==> flow/design.v <==
`timescale 1ns/10ps
module mm_gcd (
    clock,
    reset,
    a,
    b,
    c,
    start,
    finished
);
input clock;
input reset;
input [31:0] a;
input [31:0] b;
output [31:0] c;
reg [31:0] c;
input start;
output finished;
reg finished;
reg [31:0] y;
reg [31:0] x;
always @(posedge clock) begin: MM_GCD_RTL
    if (reset == 0) begin
        y <= 0;
        x <= 0;
        finished <= 1;
        c <= 0;
    end
    else begin
        if (start) begin
            finished <= 1'b0;
            x <= a;
            y <= b;
        end
        else begin
            if ((y == 0)) begin
                finished <= 1'b1;
                c <= x;
            end
            else if ((x > y)) begin
                x <= (x - y);
            end
            else begin
                y <= (y - x);
            end
        end
    end
end
endmodule
; Step by step through the tools: mm_gcd
; Tool output for the design above, in the order of the flow.
; Line numbers count from 1 in the design file above.
; Operators: Yosys type, input widths -> output width; for muxes data width and select width s.
; Library cell names are shortened.
; Not given: n/a
[setup]
top_module = mm_gcd
clk_port = clock
cell_library = sky130hd
lib_corner = tt_025C_1v80

; Word-level counts
; Counts by Yosys on the flattened word-level netlist (proc, flatten, opt, wreduce; memories kept). Register bits leave out memories and registers merged into their read ports (data or address). Print and check cells are left out. Cells with the same type and inputs are merged into one.
[bits]
reg_bits = 97
output_inout_bits = 33
word_cells = 24
[classes]
addsub = 2
cmp = 1
equal = 2
mux = 8
bitwise = 1
n_reduce_logical = 6
[ops]
columns = operator, n
row1 = $mux 32, 6
row2 = $sub 32x32->32, 2
row3 = $gt 32x32->1, 1
row4 = $logic_not 32->1, 1
row5 = $reduce_and 2->1, 3
row6 = $ne 2x2->1 const B, 2
row7 = $reduce_bool 2->1, 2
row8 = $mux 1, 2
row9 = $not 1->1, 1

; Depth
; Depth = most cells in a row (Yosys ltp): at word level without a register or memory, in the mapped netlist without a sequential cell, where the memories' decode and read muxes count.
[logic_depth]
word_depth = 4
ABC_AREA = 0
mapped_depth = 14
mapped_depth_nobuf = 12

; Mapped cells and area
; The flow's flattened synthesis, as Yosys stat reports it; memories are mapped. The netlist is that of the ABC_AREA named above (0 if unset); the other value can give another one.
[mapped]
mapped_cells = 997
area_um2 = 7627.3
seqArea_um2 = 1941.9
ffs = 97
buf_cells = 62
[types]
columns = type, n
row1 = dfxtp_1, 97
row2 = ha_1, 63
row3 = a21oi_1, 127
row4 = nand2_1, 136
row5 = xnor2_1, 35
row6 = inv_1, 81
row7 = o21ai_0, 55
row8 = a21o_1, 26
row9 = nor2_1, 45
row10 = xor2_1, 19
row11 = buf_2, 28
row12 = a22oi_2, 10
row13 = nand4_1, 19
row14 = a311oi_1, 12
row15 = clkbuf_1, 26
row16 = o21bai_1, 13
row17 = o211ai_1, 12
row18 = o21ai_2, 10
; Not listed: further types 62, cells in them 183.

; Timing after synthesis
; Source: OpenSTA report_checks on the synthesized netlist (no wires, ideal clock, input and output delay 20% of the period each), path of least setup slack; recovery checks are left aside. Register names are those of the netlist, which keeps one name where synthesis merged equal registers.
[synth_timing]
path_kind = register to register
from = register x[0]
to = register y[18]
period_ns = 5.0
setup_ns = 0.067
launch_ns = 0.000
arrival_ns = 2.779
required_ns = 4.933
path_slack_ns = 2.154
path_delay_ns = 2.846
driving_pins = 15
synth_period_reached_ns = 2.846
; "path_delay_ns" is the arrival time less input delay plus setup time.
; "driving_pins": output pins that drive a net of the path, with the launching flip-flop's if there is one; two outputs of one cell count as two.
; "synth_period_reached_ns" is the clock period less the worst setup slack; recovery checks do not enter. This is arithmetic on one report: input and output delays are still those of the set period (20% each).
; Between the ends stands the longest chain of elaborated cells between them, by number of cells; it is not shown to be the way that was timed. Of several equally long chains one is given.
; Each line given opens the expression or statement behind the cell; cells for indexed reads and writes are added by Yosys, which also makes memories of some case tables.
; At most two assigning lines are given for a register; there are more.
[synth_via]
cell_sequence = dfxtp_1 > inv_1 > ha_1 > fa_1 > nand2b_2 > a21oi_2 > o41a_4 > a211oi_2 > o21a_4 > a21o_1 > buf_6 > a211oi_4 > buf_8 > a22oi_2 > o21ai_2
elab_chain_len = 4
cone_cells = 7
cone_classes = add/sub: 1; compare: 1; eq/ne: 1; mux: 3; reduce/logical: 1
[synth_rtl]
columns = element, line
row1 = start: declaration, 21  ; reg [31:0] x;
row2 = start: assignment, 32  ; x <= a;
row3 = start: assignment, 41  ; x <= (x - y);
row4 = $sub 32x32->32, 44  ; y <= (y - x);
row5 = $mux 32, 40  ; else if ((x > y)) begin
row6 = $mux 32, 36  ; if ((y == 0)) begin
row7 = $mux 32, 30  ; if (start) begin
row8 = end: assignment, 33  ; y <= b;
row9 = end: assignment, 44
row10 = end: declaration, 20  ; reg [31:0] y;

; Worst path after layout
; From the final timing report of flow run 1: the path of least setup slack in the routed layout; clock arrival at registers is part of the times.
[layout_timing]
path_kind = register to register
from = register y[27]
to = register y[4]
period_ns = 3.8
setup_ns = 0.05
launch_ns = 0.35
arrival_ns = 3.70
required_ns = 4.11
path_slack_ns = 0.41
driving_pins = 14
; Between the ends stands the longest chain of elaborated cells between them, by number of cells; it is not shown to be the way that was timed. Of several equally long chains one is given.
; At most two assigning lines are given for a register; there are more.
[layout_via]
cell_sequence = dfxtp_1 > inv_1 > ha_1 > a21oi_1 > o21ai_2 > a221oi_4 > o21ai_0 > o31ai_1 > buf_4 > a21o_1 > buf_4 > nand3_4 > a211o_1 > nand2_1
elab_chain_len = 4
cone_cells = 8
cone_classes = compare: 1; eq/ne: 2; mux: 3; reduce/logical: 2
[layout_rtl]
columns = element, line
row1 = start: declaration, 20  ; reg [31:0] y;
row2 = start: assignment, 33  ; y <= b;
row3 = start: assignment, 44  ; y <= (y - x);
row4 = $gt 32x32->1, 40  ; else if ((x > y)) begin
row5 = $mux 32, 40
row6 = $mux 32, 36  ; if ((y == 0)) begin
row7 = $mux 32, 30  ; if (start) begin
row8 = end: assignment, 33
row9 = end: assignment, 44
row10 = end: declaration, 20

Lab notebook: mm_gcd

Top module mm_gcd; platform sky130hd; tools Yosys and OpenROAD; 3 stored runs in no particular order. Input and output delays are each 20% of the period that was set; the output load is 0.01 pF.
By "clock_period_reached_ns" is meant the clock period of the run minus its worst setup slack. This is arithmetic on one report: input and output delays are still those of the set period (20% each).
"worstPathTime_ns" means the part of the period allowed to the worst setup path (the constraints hold back 20% at inputs and 20% at outputs) less its slack; where the path has registers, the arrival times of their clocks count too.
"power.total_mw" is the tool's figure for a default switching activity; nothing was simulated.

# flow run 1
==> flow/run.sh <==
#!/bin/bash
# the make line also repeats the synthesis and layout settings of config.mk as NAME=value (left out here)
make -C /OpenROAD-flow-scripts/flow DESIGN_CONFIG=/design/flow/config.mk WORK_HOME=/design/flow/orfs CLKGATE_MAP_FILE= finish
==> flow/config.mk <==
export PLATFORM = sky130hd
export DESIGN_NAME = mm_gcd
export DESIGN_NICKNAME = mm_gcd
export VERILOG_FILES = /design/flow/design.v
export SDC_FILE = /design/flow/constraint.sdc
export NUM_CORES = 4
export LEC_CHECK = 0
export CAP_MARGIN = 20
export CORE_MARGIN = 2
export CORE_UTILIZATION = 40
export SLEW_MARGIN = 20
==> flow/constraint.sdc <==
create_clock -name core_clock -period 3.8 [get_ports {clock}]
set_input_delay 0.7600 -clock core_clock [delete_from_list [all_inputs] [get_ports {clock}]]
set_output_delay 0.7600 -clock core_clock [all_outputs]
set_load 0.01 [all_outputs]

==> flow run 1: results <==
ys_area_um2=7627.3
die_um2=20188.1
finish.stdcell_area_um2=9183.8
fin_util_frac=0.491
worstSetupSlack_ns=0.411
final_setup_tns_ns=0.000
final_hold_ws_ns=0.454
power.total_mw=9.928
clock_period_reached_ns=3.389
worstPathTime_ns=3.39
worstPathKind="register to register"

# flow run 2
==> flow/run.sh <==
#!/bin/bash
# the make line also repeats the synthesis and layout settings of config.mk as NAME=value (left out here)
make -C /OpenROAD-flow-scripts/flow DESIGN_CONFIG=/design/flow/config.mk WORK_HOME=/design/flow/orfs CLKGATE_MAP_FILE= finish
==> flow/config.mk <==
export PLATFORM = sky130hd
export DESIGN_NAME = mm_gcd
export DESIGN_NICKNAME = mm_gcd
export VERILOG_FILES = /design/flow/design.v
export SDC_FILE = /design/flow/constraint.sdc
export NUM_CORES = 4
export LEC_CHECK = 0
export CAP_MARGIN = 20
export CORE_MARGIN = 2
export CORE_UTILIZATION = 40
export SLEW_MARGIN = 20
==> flow/constraint.sdc <==
create_clock -name core_clock -period 5.0 [get_ports {clock}]
set_input_delay 1.0000 -clock core_clock [delete_from_list [all_inputs] [get_ports {clock}]]
set_output_delay 1.0000 -clock core_clock [all_outputs]
set_load 0.01 [all_outputs]

==> flow run 2: results <==
ys_area_um2=7627.3
die_um2=20188.1
finish.stdcell_area_um2=8972.4
fin_util_frac=0.48
worstSetupSlack_ns=1.308
final_setup_tns_ns=0.000
final_hold_ws_ns=0.455
power.total_mw=7.311
clock_period_reached_ns=3.692
worstPathTime_ns=3.69
worstPathKind="register to register"

# flow run 3
==> flow/run.sh <==
#!/bin/bash
# the make line also repeats the synthesis and layout settings of config.mk as NAME=value (left out here)
make -C /OpenROAD-flow-scripts/flow DESIGN_CONFIG=/design/flow/config.mk WORK_HOME=/design/flow/orfs CLKGATE_MAP_FILE= finish
==> flow/config.mk <==
export PLATFORM = sky130hd
export DESIGN_NAME = mm_gcd
export DESIGN_NICKNAME = mm_gcd
export VERILOG_FILES = /design/flow/design.v
export SDC_FILE = /design/flow/constraint.sdc
export NUM_CORES = 4
export LEC_CHECK = 0
export CAP_MARGIN = 0
export CELL_PAD_IN_SITES_GLOBAL_PLACEMENT = 1
export CORE_ASPECT_RATIO = 1.43
export CORE_MARGIN = 5
export CORE_UTILIZATION = 52
export CTS_CLUSTER_DIAMETER = 42
export CTS_CLUSTER_SIZE = 24
export GPL_TIMING_DRIVEN = 0
export PLACE_DENSITY_LB_ADDON = 0.01
export SLEW_MARGIN = 10
export TNS_END_PERCENT = 70
==> flow/constraint.sdc <==
create_clock -name core_clock -period 4.08 [get_ports {clock}]
set_input_delay 0.8160 -clock core_clock [delete_from_list [all_inputs] [get_ports {clock}]]
set_output_delay 0.8160 -clock core_clock [all_outputs]
set_load 0.01 [all_outputs]

==> flow run 3: results <==
ys_area_um2=7627.3
die_um2=17229.5
finish.stdcell_area_um2=9125.0
fin_util_frac=0.625
worstSetupSlack_ns=0.492
final_setup_tns_ns=0.000
final_hold_ws_ns=0.453
power.total_mw=9.130
clock_period_reached_ns=3.588
worstPathTime_ns=3.59
worstPathKind="register to register"
